==> flow/design.v <==
module geofence ( clk,reset,X,Y,valid,is_inside);
input clk;
input reset;
input [9:0] X;
input [9:0] Y;
output reg valid;
output is_inside;
reg [2:0]state, next_state;
parameter IDLE = 3'd0,
	  READ = 3'd1,
      SORTING = 3'd2,
	  CAL = 3'd3,
	  OUT = 3'd4,
      BUFFF = 3'd5;
reg [2:0] sort_cnt;
reg [2:0] cnt;
reg [9:0] tmp_x[0:5];
reg [9:0] tmp_y[0:5];
reg [9:0] target_x;
reg [9:0] target_y;
reg [2:0] sort_idx;
reg signed [10:0] buf1;
reg signed [10:0] buf2;
reg signed [21:0] tmp;
reg done;
wire signed [21:0]mul;
assign mul = buf1 * buf2;
reg [5:0] result;
assign is_inside = &result | &(~result);
always@(posedge clk or posedge reset)begin
    if(reset)
        state <= IDLE;
    else 
        state <= next_state;
end
always@(*)begin
    if(reset)
        next_state = IDLE;
    else begin
        case(state)
            IDLE:
                next_state = READ;
            READ:begin
                if(done == 1) next_state = SORTING;
                else next_state = READ;  
            end
            SORTING:begin
                if(sort_idx == 0) next_state = CAL;
                else next_state = SORTING;
            end
            CAL:begin
                if(sort_idx == 6) next_state = OUT;
                else next_state = CAL;
            end 
            OUT:
                next_state = BUFFF;
            BUFFF:
                next_state = READ; 
            default:    next_state = IDLE;
        endcase
    end 
end
always@(posedge clk or posedge reset)begin
    if(reset)begin
        cnt <= 0;
        done <= 0;
        sort_cnt <= 1;
        sort_idx <= 4;
        valid <= 0;
    end
    else begin
        if(next_state == READ) begin
            valid <= 0;
            case(cnt)
                0:begin
                    target_x <= X;
                    target_y <= Y;
                end
                1:begin
                    tmp_x[0] <= X;
                    tmp_y[0] <= Y;
                end
                2:begin
                    tmp_x[1] <= X;
                    tmp_y[1] <= Y;
                end
                3:begin
                    tmp_x[2] <= X;
                    tmp_y[2] <= Y;
                end
                4:begin
                    tmp_x[3] <= X;
                    tmp_y[3] <= Y;
                end
                5:begin
                    tmp_x[4] <= X;
                    tmp_y[4] <= Y;
                end
                6:begin
                    tmp_x[5] <= X;
                    tmp_y[5] <= Y;
                end
            endcase
            if(cnt < 6)
                cnt <= cnt + 1;
            else begin
                cnt <= 0;
                done <= 1;
            end
        end
        else if(next_state == SORTING)begin
            done <= 0;
            case(cnt)
                0:begin
                    buf1 <= tmp_x[sort_cnt] - tmp_x[0];         
                    cnt <= cnt + 1;
                end
                1:begin      
                    buf2 <= tmp_y[sort_cnt+1] - tmp_y[0];    
                    cnt <= cnt + 1;
                end
                2:begin
                    tmp <= mul;
                    buf2 <= tmp_y[sort_cnt] - tmp_y[0];    
                    cnt <= cnt + 1;
                end
                3:begin
                    buf1 <= tmp_x[sort_cnt+1] - tmp_x[0];
                    cnt <= cnt + 1;
                end
                4:begin
                    if(tmp > mul)begin
                        cnt <= 5;
                    end
                    else begin
                        if(sort_cnt == sort_idx) begin
                            sort_idx <= sort_idx - 1;
                            sort_cnt <= 1;
                        end
                        else 
                            sort_cnt <= sort_cnt + 1;
                        cnt <= 0;
                    end
                end
                5:begin
                    tmp_x[sort_cnt] <= tmp_x[sort_cnt+1];
                    tmp_x[sort_cnt+1] <= tmp_x[sort_cnt];
                    tmp_y[sort_cnt] <= tmp_y[sort_cnt+1];
                    tmp_y[sort_cnt+1] <= tmp_y[sort_cnt];
                    if(sort_cnt == sort_idx) begin
                        sort_idx <= sort_idx - 1;
                        sort_cnt <= 1;
                    end
                    else 
                        sort_cnt <= sort_cnt + 1;
                    cnt <= 0;
                end
            endcase
        end
        else if(next_state == CAL)begin
            case(cnt)
            0:begin
                buf1 <= tmp_x[sort_idx] - target_x;
            end
            1:begin
                if(sort_idx == 5)
                    buf2 <= tmp_y[0] - target_y;
                else
                    buf2 <= tmp_y[sort_idx+1] - target_y;
            end
            2:begin
                tmp <= mul;
                buf2 <= tmp_y[sort_idx] - target_y;
            end
            3:begin
                if(sort_idx == 5)
                    buf1 <= tmp_x[0] - target_x;
                else
                    buf1 <= tmp_x[sort_idx+1] - target_x;
             end
            4:begin
                result[sort_idx] <= (tmp > mul);
                sort_idx <= sort_idx + 1;
            end
            endcase
            if(cnt < 4)begin
                cnt <= cnt + 1;
            end
            else 
                cnt <= 0;
        end
        else if(next_state == OUT)begin
            sort_idx <= 4;
            sort_cnt <= 1;
            cnt <= 0;
            valid <= 1;
        end
    end
end
endmodule
Appendix: tool output

* Step by step through the tools: geofence *
Module geofence before and after one edit of its RTL, step after step.
Lines under "original" count in the file above, lines under "edited" in the edited file.
"change" is "edited" less "original", of the values as shown.
Library cell names are shortened.
A cell with -- has no value.

design
  top module = geofence
  clock input = clk
  library = sky130hd
  library corner = tt_025C_1v80

* The edit *
The edit as a unified diff against the file above.
This change comes from a script, not from a designer. The edited design behaves differently; no optimisation was intended.

begin of diff
@@ -61,13 +61,6 @@
     end 
 end
-always@(posedge clk or posedge reset)begin
-    if(reset)begin
-        cnt <= 0;
-        done <= 0;
-        sort_cnt <= 1;
-        sort_idx <= 4;
-        valid <= 0;
-    end
-    else begin
+always@(posedge clk)begin
+    begin
         if(next_state == READ) begin
             valid <= 0;
end of diff

* After elaboration *
Source: Yosys, flattened and elaborated. Widths are those after wreduce. Print and check cells do not count.
Yosys's memory passes give these memory sizes; they may raise the number of words (mostly to a power of two), join words into wider ones and drop unused or constant bits.

word-level totals
  what                         original  edited  change
  flip-flop bits (word level)  204       84      -120
  memory bits (writable)       0         160     +160
  memory cells                 0         2       +2
  bits of input ports          22        22      0
  elaborated cells             300       201     -99

cells by class
  what                           original  edited  change
  $add $sub $neg                 15        15      0
  $mul                           1         1       0
  order comparisons              3         3       0
  equality and inequality tests  50        24      -26
  shift-type cells               2         2       0
  mux-type cells                 156       108     -48
  bitwise logic cells            8         8       0
  reduce/logical cells           41        26      -15

operator list
  kind                                                              original  edited  change
  10-bit two-way mux                                                102       38      -64
  3-bit two-way mux                                                 20        32      +12
  1-bit two-way mux                                                 8         20      +12
  3-bit by 2-bit equality test with 1-bit output with constant B    14        6       -8
  10-bit case mux with 6-bit select                                 8         0       -8
  3-bit equality test with constant B                               15        8       -7
  5-bit AND reduction                                               8         2       -6
  3-bit nonzero test                                                7         1       -6
  2-bit by 1-bit inequality test with 1-bit output with constant B  5         0       -5
  3-bit by 1-bit equality test with 1-bit output with constant B    7         3       -4
  3-bit logical NOT                                                 6         3       -3
  2-bit nonzero test                                                7         5       -2
  2-bit inequality test with constant B                             4         2       -2
  4-bit AND reduction                                               3         1       -2
  2-bit AND reduction                                               2         4       +2
  10-bit OR reduction                                               0         2       +2
  10-bit by 10-bit subtractor with 11-bit output                    10        10      0
  11-bit two-way mux                                                6         6       0
  11-bit case mux with 2-bit select                                 4         4       0
  3-bit by 1-bit adder with 3-bit output with constant B            3         3       0
  22-bit two-way mux                                                3         3       0
  1-bit inverter                                                    3         3       0
  3-bit AND reduction                                               3         3       0
  3-bit < comparator with constant B                                2         2       0
  6-bit inverter                                                    2         2       0
  3-bit case mux with 2-bit select                                  2         2       0
  6-bit AND reduction                                               2         2       0
  6-bit bitwise AND                                                 1         1       0

Not every row of either side is listed.

* Logic depth *
Depth = most cells in a row (Yosys ltp): at word level without a register or memory, in the mapped netlist without a sequential cell, where the memories' decode and read muxes count.

depth
  what                           original  edited  change
  depth after elaboration        13        9       -4
  ABC_AREA                       0         0       --
  gate-level depth with buffers  30        31      +1

* After synthesis *
The flow's flattened synthesis, as Yosys stat reports it; memories are mapped. The netlist is that of the ABC_AREA named above (0 if unset); the other value can give another one.

cells by type
  cell type  original  edited  change
  nand2_1    441       207     -234
  a31oi_1    157       18      -139
  mux2i_1    14        91      +77
  mux4_2     0         60      +60
  mux2_2     69        13      -56
  a221o_1    1         56      +55
  edfxtp_1   190       240     +50
  o21ai_0    43        92      +49
  clkbuf_1   122       78      -44
  a221oi_1   46        5       -41
  a222oi_1   40        5       -35
  inv_1      237       263     +26
  a22o_1     23        0       -23
  a211oi_1   7         30      +23
  nand3_1    7         22      +15
  and3_1     5         20      +15
  o221ai_1   1         16      +15
  nor2_1     131       142     +11

Not every row of either side is listed.

synthesis totals
  what                               original  edited    change
  standard cells after synthesis     2,234     2,136     -98
  cell area after synthesis (sq um)  19,794.0  22,098.7  +2,304.7
  flip-flop cells                    207       250       +43

* Worst setup path after synthesis *
Source: OpenSTA report_checks on the synthesized netlist (no wires, ideal clock, input and output delay 20% of the period each), path of least setup slack; recovery checks are left aside. Register names are those of the netlist, which keeps one name where synthesis merged equal registers.

timing path after synthesis
  what                                 original              edited                change
  path kind                            reg2reg               reg2reg               --
  from                                 register buf1[5]      register buf1[5]      --
  to                                   register sort_cnt[1]  register sort_idx[0]  --
  period (ns)                          8.0                   8.0                   0.0
  library setup time (ns)              0.121                 0.327                 +0.206
  launch time at the first pin (ns)    0.000                 0.000                 0.000
  data arrival time (ns)               6.650                 6.950                 +0.300
  required time (ns)                   7.879                 7.673                 -0.206
  setup slack (ns)                     1.229                 0.723                 -0.506
  path delay (ns)                      6.771                 7.277                 +0.506
  stages on the path                   29                    30                    +1
  period reached after synthesis (ns)  6.771                 7.277                 +0.506

"path delay" = arrival - input delay + setup time.
"stages on the path" counts driving pins, that of a launching flip-flop among them; a cell with two outputs on the path counts twice.
"period reached after synthesis" is the clock period less the worst setup slack; recovery checks do not enter. This is arithmetic on one report: input and output delays are still those of the set period (20% each).
Between the ends stands the longest chain of elaborated cells between them, by number of cells; it is not shown to be the way that was timed. Of several equally long chains one is given.
Each line given opens the expression or statement behind the cell; cells for indexed reads and writes are added by Yosys, which also makes memories of some case tables.
A register here has more assigning lines than the two given.

between the ends, after synthesis, original
  path through = edfxtp_1 > clkbuf_1 > and2_1 > fa_1 > inv_1 > fa_1 > inv_1 > fa_1 > fa_1 > inv_1 > fa_1 > inv_1 > ha_1 > a21o_1 > a21oi_1 > nand2_1 > o211ai_1 > a31oi_1 > a21o_1 > a21o_1 > xnor2_1 > ha_1 > nand4_1 > nor4_1 > a221oi_1 > a21oi_1 > nor2_1 > o211a_1 > a22o_1
  length of the longest elaborated chain = 5
  elaborated cells between the ends (all ways) = 7
  those cells by class = 1 x mul; 1 x compare; 1 x eq/ne; 3 x mux; 1 x reduce/logical

ends and longest elaborated chain, after synthesis, original
  what                                            RTL line  RTL
  start, declared                                 22        reg signed [10:0] buf1;
  start, assigned                                 115       buf1 <= tmp_x[sort_cnt] - tmp_x[0];
  start, assigned                                 128       buf1 <= tmp_x[sort_cnt+1] - tmp_x[0];
  11-bit by 11-bit multiplier with 22-bit output  27        assign mul = buf1 * buf2;
  22-bit > comparator                             132       if(tmp > mul)begin
  3-bit two-way mux                               132
  3-bit case mux with 2-bit select                113       case(cnt)
  3-bit two-way mux                               111       else if(next_state == SORTING)begin
  end, assigned                                   141       sort_cnt <= sort_cnt + 1;
  end, assigned                                   155       sort_cnt <= sort_cnt + 1;
  end, declared                                   15        reg [2:0] sort_cnt;

edited: The path ends at the enable pin of a flip-flop; only ways to that pin are counted.

between the ends, after synthesis, edited
  path through = edfxtp_1 > clkbuf_1 > and2_1 > fa_1 > inv_1 > fa_1 > inv_1 > fa_1 > fa_1 > inv_1 > fa_1 > inv_1 > ha_1 > a2111oi_0 > o21ai_0 > nand3_1 > a2111oi_0 > o31ai_1 > nor2b_1 > o21ai_0 > nand2b_1 > xor2_1 > ha_1 > nand4_1 > nor4_1 > o21ai_0 > and4_1 > o21a_1 > a211o_1 > a21oi_1
  length of the longest elaborated chain = 4
  elaborated cells between the ends (all ways) = 4
  those cells by class = 1 x mul; 1 x compare; 1 x eq/ne; 1 x reduce/logical

ends and longest elaborated chain, after synthesis, edited
  what                                            RTL line  RTL
  start, declared                                 22        reg signed [10:0] buf1;
  start, assigned                                 108       buf1 <= tmp_x[sort_cnt] - tmp_x[0];
  start, assigned                                 121       buf1 <= tmp_x[sort_cnt+1] - tmp_x[0];
  11-bit by 11-bit multiplier with 22-bit output  27        assign mul = buf1 * buf2;
  22-bit > comparator                             125       if(tmp > mul)begin
  3-bit inequality test                           --
  5-bit AND reduction                             --
  end, assigned                                   130       sort_idx <= sort_idx - 1;
  end, assigned                                   144       sort_idx <= sort_idx - 1;
  end, declared                                   21        reg [2:0] sort_idx;

* Path in the finished layout *
Path of least setup slack in the final report of each run of set A (OpenROAD, finished layout, wires in). Where an end is a register, its clock arrival counts in the times.

timing path post-layout
  what                               original              edited                    change
  path kind                          reg2reg               reg2reg                   --
  from                               register buf1[7]      register buf2[10]         --
  to                                 register sort_idx[2]  register (no name shown)  --
  period (ns)                        7.4                   7.4                       0.0
  library setup time (ns)            0.07                  0.10                      +0.03
  launch time at the first pin (ns)  0.58                  0.55                      -0.03
  data arrival time (ns)             7.47                  7.58                      +0.11
  required time (ns)                 7.89                  7.86                      -0.03
  setup slack (ns)                   0.42                  0.27                      -0.15
  stages on the path                 29                    29                        0

Between the ends stands the longest chain of elaborated cells between them, by number of cells; it is not shown to be the way that was timed. Of several equally long chains one is given.
A register here has more assigning lines than the two given.

between the ends, post-layout, original
  path through = edfxtp_1 > buf_4 > nand2_1 > fa_1 > inv_1 > fa_1 > fa_1 > fa_1 > inv_1 > fa_1 > inv_1 > ha_1 > and2_1 > o21ai_0 > a31oi_1 > nand4_1 > nand4b_1 > a21o_1 > xnor2_1 > ha_1 > nand4_1 > nor4_2 > nand2_1 > o21ai_0 > a21oi_1 > buf_4 > o211ai_1 > nor2b_4 > mux2i_1
  length of the longest elaborated chain = 5
  elaborated cells between the ends (all ways) = 7
  those cells by class = 1 x mul; 1 x compare; 1 x eq/ne; 3 x mux; 1 x reduce/logical

ends and longest elaborated chain, post-layout, original
  what                                            RTL line  RTL
  start, declared                                 22        reg signed [10:0] buf1;
  start, assigned                                 115       buf1 <= tmp_x[sort_cnt] - tmp_x[0];
  start, assigned                                 128       buf1 <= tmp_x[sort_cnt+1] - tmp_x[0];
  11-bit by 11-bit multiplier with 22-bit output  27        assign mul = buf1 * buf2;
  22-bit > comparator                             132       if(tmp > mul)begin
  3-bit two-way mux                               132
  3-bit case mux with 2-bit select                113       case(cnt)
  3-bit two-way mux                               111       else if(next_state == SORTING)begin
  end, assigned                                   137       sort_idx <= sort_idx - 1;
  end, assigned                                   151       sort_idx <= sort_idx - 1;
  end, declared                                   21        reg [2:0] sort_idx;

between the ends, post-layout, edited
  path through = edfxtp_1 > buf_4 > clkinvlp_4 > buf_4 > nor2_1 > fa_1 > fa_1 > fa_1 > fa_1 > inv_1 > fa_1 > inv_1 > ha_1 > or2_2 > a21oi_1 > a31oi_1 > and2_1 > o21ai_0 > nand2b_1 > xnor2_1 > ha_1 > nand4_1 > nor4_2 > o21ai_1 > and4_1 > o21a_4 > a211o_1 > and3_1 > a31o_2

ends and longest elaborated chain, post-layout, edited
  what             RTL line  RTL
  start, declared  23        reg signed [10:0] buf2;
  start, assigned  112       buf2 <= tmp_y[sort_cnt+1] - tmp_y[0];
  start, assigned  117       buf2 <= tmp_y[sort_cnt] - tmp_y[0];

edited: Chain of elaborated cells between the ends: none given.

* Flow runs *
Runs of the flow (Yosys, OpenROAD) on both versions; the two runs of a pair have the same settings. The constraints put input and output delay at 20% of the set period each and load the outputs with 0.01 pF.

flow settings, set A
  period_ns = 7.4
  CAP_MARGIN = 20
  CORE_MARGIN = 2
  CORE_UTILIZATION = 40
  SLEW_MARGIN = 20

results, set A
  what                                       original  edited    change
  synthesized cell area (sq um)              19,794.0  22,098.7  +2,304.7
  die size (sq um)                           51,279.6  57,142.5  +5,862.9
  std-cell area (final layout) (sq um)       22,084.9  24,825.1  +2,740.2
  utilization after layout                   0.452     0.452     0.000
  worst slack on setup checks (ns)           0.417     0.272     -0.145
  total negative setup slack (ns)            0.000     0.000     0.000
  worst hold slack in the final report (ns)  0.486     0.549     +0.063

flow settings, set B
  CELL_PAD_IN_SITES_DETAIL_PLACEMENT = 0
  CORE_ASPECT_RATIO = 1.09
  CORE_MARGIN = 10
  CORE_UTILIZATION = 49
  GPL_ROUTABILITY_DRIVEN = 0
  PLACE_DENSITY_LB_ADDON = 0.28
  SETUP_SLACK_MARGIN = -0.18
  period_ns = 5.17
  CAP_MARGIN = 20
  SLEW_MARGIN = 20

results, set B
  what                                       original  edited    change
  synthesized cell area (sq um)              19,794.0  22,098.7  +2,304.7
  die size (sq um)                           48,842.2  54,001.5  +5,159.3
  std-cell area (final layout) (sq um)       22,714.3  26,424.1  +3,709.8
  utilization after layout                   0.571     0.591     +0.020
  worst slack on setup checks (ns)           -1.633    -1.806    -0.173
  total negative setup slack (ns)            -22.279   -29.325   -7.046
  worst hold slack in the final report (ns)  0.566     0.588     +0.022
